==> flow/design.v <==
`timescale 1ns / 1ps
module Cordic_Machine(clock_pulse, reset, x_input, y_input, z_input, x_output, y_output, z_output, flag);
	input clock_pulse;
	input reset;  
	parameter fractional_bit = 22;
	parameter iteration_number = 22;
	input signed [fractional_bit+2:0] x_input;
	input signed [fractional_bit+2:0] y_input;
	input signed [fractional_bit+2:0] z_input;
	output signed [fractional_bit+2:0] x_output;
	output signed [fractional_bit+2:0] y_output;
	output signed [fractional_bit+2:0] z_output;
	output flag;  
	reg signed [fractional_bit+2:0] x_temp_result;
	reg signed [fractional_bit+2:0] y_temp_result;
	reg signed [fractional_bit+2:0] z_temp_result;
	reg [5:0] counter;  
	wire signed [fractional_bit+2:0] LUT_Atan [0:iteration_number];
	assign LUT_Atan[00] = 25'b000_0010000000000000000000;    
	assign LUT_Atan[01] = 25'b000_0001001011100100000000;   
	assign LUT_Atan[02] = 25'b000_0000100111111011001110;  
	assign LUT_Atan[03] = 25'b000_0000010100010001000100;
	assign LUT_Atan[04] = 25'b000_0000001010001011000011;
	assign LUT_Atan[05] = 25'b000_0000000101000101110101;
	assign LUT_Atan[06] = 25'b000_0000000010100010111101;
	assign LUT_Atan[07] = 25'b000_0000000001010001011111;
	assign LUT_Atan[08] = 25'b000_0000000000101000101111;
	assign LUT_Atan[09] = 25'b000_0000000000010100010111;
	assign LUT_Atan[10] = 25'b000_0000000000001010001011;
	assign LUT_Atan[11] = 25'b000_0000000000000101000101;
	assign LUT_Atan[12] = 25'b000_0000000000000010100010;
	assign LUT_Atan[13] = 25'b000_0000000000000001010001;
	assign LUT_Atan[14] = 25'b000_0000000000000000101000;
	assign LUT_Atan[15] = 25'b000_0000000000000000010100;
	assign LUT_Atan[16] = 25'b000_0000000000000000001010;
	assign LUT_Atan[17] = 25'b000_0000000000000000000101;
	assign LUT_Atan[18] = 25'b000_0000000000000000000010;
	assign LUT_Atan[19] = 25'b000_0000000000000000000001;
	assign LUT_Atan[20] = 25'b000_0000000000000000000000;
	assign LUT_Atan[21] = 25'b000_0000000000000000000000;
	assign LUT_Atan[22] = 25'b000_0000000000000000000000;
	always @(posedge clock_pulse) 
		begin
			if (reset)
				begin
					counter <= 0;
				end
			else if (counter == 0) 
				begin
					x_temp_result <= x_input;
					y_temp_result <= y_input;
					z_temp_result <= z_input;
					counter <= counter +1;
				end
			else 
				begin
					x_temp_result <= z_temp_result[fractional_bit+2] ? x_temp_result + (y_temp_result >>> (counter-1))
																					 : x_temp_result - (y_temp_result >>> (counter-1));
					y_temp_result <= z_temp_result[fractional_bit+2] ? y_temp_result - (x_temp_result >>> (counter-1))
																					 : y_temp_result + (x_temp_result >>> (counter-1));
					z_temp_result <= z_temp_result[fractional_bit+2] ? z_temp_result + LUT_Atan[counter-1]
																					 : z_temp_result - LUT_Atan[counter-1];
					counter <= (counter + 1) % (iteration_number);
				end
		end
	assign flag  = (counter == iteration_number-1) ? 1: 0;
	assign x_output = x_temp_result;
	assign y_output = y_temp_result;
	assign z_output = z_temp_result;
endmodule
Appendix: tool output

=== Step by step through the tools: Cordic_Machine ===
Each step is given for the RTL above and for the edited RTL.
Lines under "unedited" count in the file above, lines under "edited" in the edited file.
"change" is "edited" less "unedited", of the values as shown; "rel. change" is that difference over "unedited", in percent.
Cell names lack the library's common part.
The mark -- stands for no value.

* Top: Cordic_Machine
* Clock port: clock_pulse
* Standard-cell library: sky130hd
* Timing corner: tt_025C_1v80

=== The edit ===
Unified diff, file above to edited file.
The edited RTL no longer does the same as the RTL above: the edit was made by script, with no optimisation intended.

<pre>
@@ -60,5 +60,5 @@
 																					 : y_temp_result + (x_temp_result >>> (counter-1));
 					z_temp_result <= z_temp_result[fractional_bit+2] ? z_temp_result + LUT_Atan[counter-1]
-																					 : z_temp_result - LUT_Atan[counter-1];
+																					 : z_temp_result ^ LUT_Atan[counter-1];
 					counter <= (counter + 1) % (iteration_number);
 				end
</pre>

=== Word level ===
Source: Yosys, flattened and elaborated, memories not mapped. Widths are those after wreduce; folded enables and synchronous resets count as part of the registers. Registers that Yosys merges into a memory's read port (data or address) are not register bits. Print and check cells do not count. Equal cells are merged and count once.

{| class="wikitable"
|+ Bit counts
! element !! unedited !! edited !! change !! rel. change (%)
|-
| register bits || 81 || 81 || 0 || 0.00
|-
| latch bits || 0 || 0 || 0 || --
|-
| RAM bits || 0 || 0 || 0 || --
|-
| ROM bits || 0 || 0 || 0 || --
|-
| word width x clocked read ports || 0 || 0 || 0 || --
|-
| memories kept || 0 || 0 || 0 || --
|-
| output and inout port bits || 76 || 76 || 0 || 0.00
|-
| elaborated cells || 52 || 52 || 0 || 0.00
|}

{| class="wikitable"
|+ Operators by class
! element !! unedited !! edited !! change !! rel. change (%)
|-
| add/subtract/negate cells || 8 || 7 || -1 || -12.50
|-
| multiply operators || 0 || 0 || 0 || --
|-
| div/mod/pow operators || 1 || 1 || 0 || 0.00
|-
| $lt $le $gt $ge || 0 || 0 || 0 || --
|-
| equal/unequal tests || 23 || 23 || 0 || 0.00
|-
| shift operators || 2 || 2 || 0 || 0.00
|-
| multiplexer cells || 11 || 11 || 0 || 0.00
|-
| bitwise gates (word level) || 0 || 1 || +1 || --
|-
| reductions and logical operators || 3 || 3 || 0 || 0.00
|}

{| class="wikitable"
|+ Operator list
! cell !! unedited !! edited !! change !! rel. change (%)
|-
| subtractor 25 bit || 3 || 2 || -1 || -33.33
|-
| bitwise XOR 25 bit || 0 || 1 || +1 || --
|}

Operator kinds equal on both sides are left out: 18.

=== Logic depth ===
Depth = most cells in a row (Yosys ltp): at word level without a register or memory, in the mapped netlist without a sequential cell, where the memories' decode and read muxes count.

{| class="wikitable"
|+ Depth
! element !! unedited !! edited !! change !! rel. change (%)
|-
| word-level depth || 9 || 9 || 0 || 0.00
|-
| ABC_AREA || 0 || 0 || -- || --
|-
| gate-level depth with buffers || 34 || 35 || +1 || +2.94
|-
| gate-level depth less buffers || 26 || 27 || +1 || +3.85
|}

=== Synthesis result ===
Yosys stat after the flow's synthesis: flattened, memories mapped to cells. It holds for the ABC_AREA given above (unset counts as 0); a run with the other value may have another netlist.

{| class="wikitable"
|+ Mapped netlist
! element !! unedited !! edited !! change !! rel. change (%)
|-
| cells in the netlist || 1507 || 1507 || 0 || 0.00
|-
| chip area (Yosys) (um2) || 12431.9 || 12107.9 || -324.0 || -2.61
|-
| sequential area (um2) || 2372.3 || 2372.3 || 0.0 || 0.00
|-
| flip-flop cells || 81 || 81 || 0 || 0.00
|-
| buffers || 90 || 95 || +5 || +5.56
|}

{| class="wikitable"
|+ Cells by type
! type !! unedited !! edited !! change !! rel. change (%)
|-
| o21ai_0 || 94 || 122 || +28 || +29.79
|-
| o32ai_1 || 0 || 15 || +15 || --
|-
| nor3_1 || 18 || 32 || +14 || +77.78
|-
| a21oi_1 || 155 || 142 || -13 || -8.39
|-
| xnor2_1 || 71 || 60 || -11 || -15.49
|-
| a31oi_1 || 31 || 20 || -11 || -35.48
|-
| buf_4 || 14 || 3 || -11 || -78.57
|-
| mux2_2 || 14 || 25 || +11 || +78.57
|-
| mux2i_1 || 38 || 28 || -10 || -26.32
|-
| o21ai_1 || 13 || 4 || -9 || -69.23
|-
| nand2b_1 || 10 || 18 || +8 || +80.00
|-
| o31ai_1 || 4 || 12 || +8 || +200.00
|-
| nor2_1 || 132 || 139 || +7 || +5.30
|-
| a21boi_0 || 9 || 2 || -7 || -77.78
|-
| mux4_2 || 41 || 35 || -6 || -14.63
|-
| clkbuf_1 || 40 || 46 || +6 || +15.00
|-
| nor4_1 || 1 || 7 || +6 || +600.00
|-
| ha_1 || 84 || 79 || -5 || -5.95
|}

Cell types equal on both sides are left out: 20.
Not every row of either side is listed.

=== Timing after synthesis ===
Source: OpenSTA report_checks on the synthesized netlist (no wires, ideal clock, input and output delay 20% of the period each), path of least setup slack; recovery checks are left aside. Register names are those of the netlist, which keeps one name where synthesis merged equal registers.

{| class="wikitable"
|+ Timing path after synthesis
! element !! unedited !! edited !! change !! rel. change (%)
|-
| path type || register -> register || register -> register || -- || --
|-
| from || reg counter[0] || reg counter[0] || -- || --
|-
| to || reg x_temp_result[24] || reg y_temp_result[21] || -- || --
|-
| period (ns) || 6.0 || 6.0 || 0.0 || 0.00
|-
| data arrival time (ns) || 6.670 || 6.347 || -0.323 || -4.84
|-
| required time (ns) || 5.737 || 5.740 || +0.003 || +0.05
|-
| setup slack (ns) || -0.933 || -0.607 || +0.326 || --
|-
| delay of the path (ns) || 6.933 || 6.607 || -0.326 || -4.70
|-
| stages || 33 || 29 || -4 || -12.12
|-
| buffers on the path || 8 || 8 || 0 || 0.00
|-
| period reached after synthesis (ns) || 6.933 || 6.607 || -0.326 || -4.70
|}

"delay of the path" is the arrival time less input delay plus setup time.
"stages" counts driving pins, that of a launching flip-flop among them; a cell with two outputs on the path counts twice.
"period reached after synthesis" is the clock period less the worst setup slack; recovery checks do not enter. This is arithmetic on one report: input and output delays are still those of the set period (20% each).
Between the ends stands the longest chain of elaborated cells between them, by number of cells; it is not shown to be the way that was timed. Of several equally long chains one is given.
Each line given opens the expression or statement behind the cell; cells for indexed reads and writes are added by Yosys, which also makes memories of some case tables.
At most two assigning lines are given for a register; there are more.

On the way, after synthesis, unedited:
* Path through: dfxtp_1 buf_6 buf_8 buf_6 buf_8 inv_1 ha_1 buf_4 buf_4 buf_2 buf_4 mux4_2 nand2_1 nand3_1 a311o_1 nand3_1 ha_1 nand2b_1 nor4b_4 a21oi_1 xnor2_1 ha_1 a21o_1 a21o_1 a21o_1 a221oi_1 a21oi_1 nor2b_1 a2111oi_0 o21bai_1 a21oi_1 xnor2_1 o21ai_1
* Cells in the longest elaborated chain: 5
* Elaborated cells on any way between the ends: 7
* Classes of those cells: add/sub (3); shift (1); mux (2); reduce/logical (1)

{| class="wikitable"
|+ RTL lines, path after synthesis, unedited
! element !! RTL line !! source
|-
| start: declaration || 17 || <nowiki>reg [5:0] counter;</nowiki>
|-
| start: assignment || 53 || <nowiki>counter <= counter +1;</nowiki>
|-
| start: assignment || 63 || <nowiki>counter <= (counter + 1) % (iteration_number);</nowiki>
|-
| subtractor 6 x 1 -> 7 bit || 58 || <nowiki>: x_temp_result - (y_temp_result >>> (counter-1));</nowiki>
|-
| >>> shifter 25 x 32 -> 25 bit || 58 ||
|-
| subtractor 25 bit || 58 ||
|-
| two-way mux 25 bit || 57 || <nowiki>x_temp_result <= z_temp_result[fractional_bit+2] ? x_temp_result + (y_temp_result >>> (counter-1))</nowiki>
|-
| two-way mux 25 bit || 48 || <nowiki>else if (counter == 0)</nowiki>
|-
| end: assignment || 50 || <nowiki>x_temp_result <= x_input;</nowiki>
|-
| end: assignment || 57 ||
|-
| end: declaration || 14 || <nowiki>reg signed [fractional_bit+2:0] x_temp_result;</nowiki>
|}

On the way, after synthesis, edited:
* Path through: dfxtp_1 buf_6 buf_6 buf_8 inv_1 ha_1 buf_4 buf_2 buf_2 buf_2 clkbuf_1 o32ai_1 a22o_1 a221oi_1 inv_1 ha_1 mux2i_1 ha_1 nor2b_1 o21ai_0 a21oi_1 o41ai_1 o211ai_1 o21ai_0 o21ai_0 o41ai_1 o21bai_1 xor2_1 mux2_2
* Cells in the longest elaborated chain: 5
* Elaborated cells on any way between the ends: 7
* Classes of those cells: add/sub (3); shift (1); mux (2); reduce/logical (1)

{| class="wikitable"
|+ RTL lines, path after synthesis, edited
! element !! RTL line !! source
|-
| start: declaration || 17 || <nowiki>reg [5:0] counter;</nowiki>
|-
| start: assignment || 53 || <nowiki>counter <= counter +1;</nowiki>
|-
| start: assignment || 63 || <nowiki>counter <= (counter + 1) % (iteration_number);</nowiki>
|-
| subtractor 6 x 1 -> 7 bit || 60 || <nowiki>: y_temp_result + (x_temp_result >>> (counter-1));</nowiki>
|-
| >>> shifter 25 x 32 -> 25 bit || 60 ||
|-
| adder 25 bit || 60 ||
|-
| two-way mux 25 bit || 59 || <nowiki>y_temp_result <= z_temp_result[fractional_bit+2] ? y_temp_result - (x_temp_result >>> (counter-1))</nowiki>
|-
| two-way mux 25 bit || 48 || <nowiki>else if (counter == 0)</nowiki>
|-
| end: assignment || 51 || <nowiki>y_temp_result <= y_input;</nowiki>
|-
| end: assignment || 59 ||
|-
| end: declaration || 15 || <nowiki>reg signed [fractional_bit+2:0] y_temp_result;</nowiki>
|}

=== Timing after layout ===
Path of least setup slack in the final report of the runs of pair 1 (OpenROAD, finished layout, wires in). Where an end is a register, its clock arrival counts in the times.

{| class="wikitable"
|+ Timing path after layout
! element !! unedited !! edited !! change !! rel. change (%)
|-
| path type || register -> register || register -> register || -- || --
|-
| from || reg counter[0] || reg counter[1] || -- || --
|-
| to || reg y_temp_result[24] || reg y_temp_result[20] || -- || --
|-
| period (ns) || 6.0 || 6.0 || 0.0 || 0.00
|-
| data arrival time (ns) || 6.05 || 5.89 || -0.16 || -2.64
|-
| required time (ns) || 6.25 || 6.13 || -0.12 || -1.92
|-
| setup slack (ns) || 0.19 || 0.24 || +0.05 || --
|-
| stages || 30 || 30 || 0 || 0.00
|-
| buffers on the path || 5 || 4 || -1 || -20.00
|}

Between the ends stands the longest chain of elaborated cells between them, by number of cells; it is not shown to be the way that was timed. Of several equally long chains one is given.
At most two assigning lines are given for a register; there are more.

On the way, after layout, unedited:
* Path through: dfxtp_4 clkinvlp_4 ha_4 or3b_4 buf_12 clkbuf_16 o21ai_4 buf_4 o221ai_1 buf_4 a221oi_2 inv_1 ha_1 nor2b_2 and4bb_2 a21oi_2 xor2_1 ha_1 a21o_1 a21oi_2 nand2_1 a211oi_2 buf_4 o31a_1 a21oi_2 nand4_1 nand2_1 a21oi_2 xnor3_1 a21oi_2
* Cells in the longest elaborated chain: 5
* Elaborated cells on any way between the ends: 7
* Classes of those cells: add/sub (3); shift (1); mux (2); reduce/logical (1)

{| class="wikitable"
|+ RTL lines, path after layout, unedited
! element !! RTL line !! source
|-
| start: declaration || 17 || <nowiki>reg [5:0] counter;</nowiki>
|-
| start: assignment || 53 || <nowiki>counter <= counter +1;</nowiki>
|-
| start: assignment || 63 || <nowiki>counter <= (counter + 1) % (iteration_number);</nowiki>
|-
| subtractor 6 x 1 -> 7 bit || 60 || <nowiki>: y_temp_result + (x_temp_result >>> (counter-1));</nowiki>
|-
| >>> shifter 25 x 32 -> 25 bit || 60 ||
|-
| adder 25 bit || 60 ||
|-
| two-way mux 25 bit || 59 || <nowiki>y_temp_result <= z_temp_result[fractional_bit+2] ? y_temp_result - (x_temp_result >>> (counter-1))</nowiki>
|-
| two-way mux 25 bit || 48 || <nowiki>else if (counter == 0)</nowiki>
|-
| end: assignment || 51 || <nowiki>y_temp_result <= y_input;</nowiki>
|-
| end: assignment || 59 ||
|-
| end: declaration || 15 || <nowiki>reg signed [fractional_bit+2:0] y_temp_result;</nowiki>
|}

On the way, after layout, edited:
* Path through: dfxtp_1 inv_1 ha_4 buf_4 xnor2_4 buf_12 buf_4 buf_12 mux2_2 nand2_1 a31oi_1 o211ai_1 a21oi_2 inv_1 ha_1 inv_1 a41oi_2 a21oi_2 xor2_1 ha_1 or3_1 o221a_2 a41o_1 or3_1 a21oi_4 o2111ai_1 a21o_1 a21oi_1 xor2_1 o21ai_0
* Cells in the longest elaborated chain: 5
* Elaborated cells on any way between the ends: 7
* Classes of those cells: add/sub (3); shift (1); mux (2); reduce/logical (1)

{| class="wikitable"
|+ RTL lines, path after layout, edited
! element !! RTL line !! source
|-
| start: declaration || 17 || <nowiki>reg [5:0] counter;</nowiki>
|-
| start: assignment || 53 || <nowiki>counter <= counter +1;</nowiki>
|-
| start: assignment || 63 || <nowiki>counter <= (counter + 1) % (iteration_number);</nowiki>
|-
| subtractor 6 x 1 -> 7 bit || 60 || <nowiki>: y_temp_result + (x_temp_result >>> (counter-1));</nowiki>
|-
| >>> shifter 25 x 32 -> 25 bit || 60 ||
|-
| adder 25 bit || 60 ||
|-
| two-way mux 25 bit || 59 || <nowiki>y_temp_result <= z_temp_result[fractional_bit+2] ? y_temp_result - (x_temp_result >>> (counter-1))</nowiki>
|-
| two-way mux 25 bit || 48 || <nowiki>else if (counter == 0)</nowiki>
|-
| end: assignment || 51 || <nowiki>y_temp_result <= y_input;</nowiki>
|-
| end: assignment || 59 ||
|-
| end: declaration || 15 || <nowiki>reg signed [fractional_bit+2:0] y_temp_result;</nowiki>
|}

=== Layout results ===
Both versions went through the flow (Yosys, OpenROAD) with the same settings in each pair. Constraints: input delay and output delay 20% of the set period each, output load 0.01 pF.

Flow settings, pair 1:
* CORE_UTILIZATION: 40
* period_ns: 6.0
* CAP_MARGIN: 20
* CORE_MARGIN: 2
* SLEW_MARGIN: 20

{| class="wikitable"
|+ Measured results, pair 1
! element !! unedited !! edited !! change !! rel. change (%)
|-
| cell area after synthesis (um2) || 12431.9 || 12107.9 || -324.0 || -2.61
|-
| total die area (um2) || 32506.3 || 31676.9 || -829.4 || -2.55
|-
| utilization after layout (%) || 54.6 || 55.3 || +0.7 || --
|-
| worst setup slack after layout (ns) || 0.195 || 0.244 || +0.049 || --
|-
| sum of negative setup slack (ns) || 0.000 || 0.000 || 0.000 || --
|-
| final worst hold slack (ns) || 0.725 || 0.682 || -0.043 || --
|-
| total design power (µW) || 12225 || 9955 || -2270 || -18.57
|-
| period achieved (ns) || 5.805 || 5.756 || -0.049 || -0.84
|}

Flow settings, pair 2:
* ABC_AREA: 1
* CORE_MARGIN: 5
* CORE_UTILIZATION: 24
* SETUP_SLACK_MARGIN: -0.05
* period_ns: 4.98
* CAP_MARGIN: 20
* SLEW_MARGIN: 20

{| class="wikitable"
|+ Measured results, pair 2
! element !! unedited !! edited !! change !! rel. change (%)
|-
| cell area after synthesis (um2) || 12550.8 || 12195.4 || -355.4 || -2.83
|-
| total die area (um2) || 56968.1 || 55422.6 || -1545.5 || -2.71
|-
| utilization after layout (%) || 34.7 || 35.1 || +0.4 || --
|-
| worst setup slack after layout (ns) || 0.128 || 0.149 || +0.021 || --
|-
| sum of negative setup slack (ns) || 0.000 || 0.000 || 0.000 || --
|-
| final worst hold slack (ns) || 0.711 || 0.686 || -0.025 || --
|-
| total design power (µW) || 15783 || 11857 || -3926 || -24.87
|-
| period achieved (ns) || 4.852 || 4.831 || -0.021 || -0.43
|}

"period achieved" is the run's clock period less its worst setup slack. It is reckoned from that one timing run; input and output delays stay at 20% of the period that was set.
"total design power" is the tool's figure for a default switching activity; nothing was simulated.
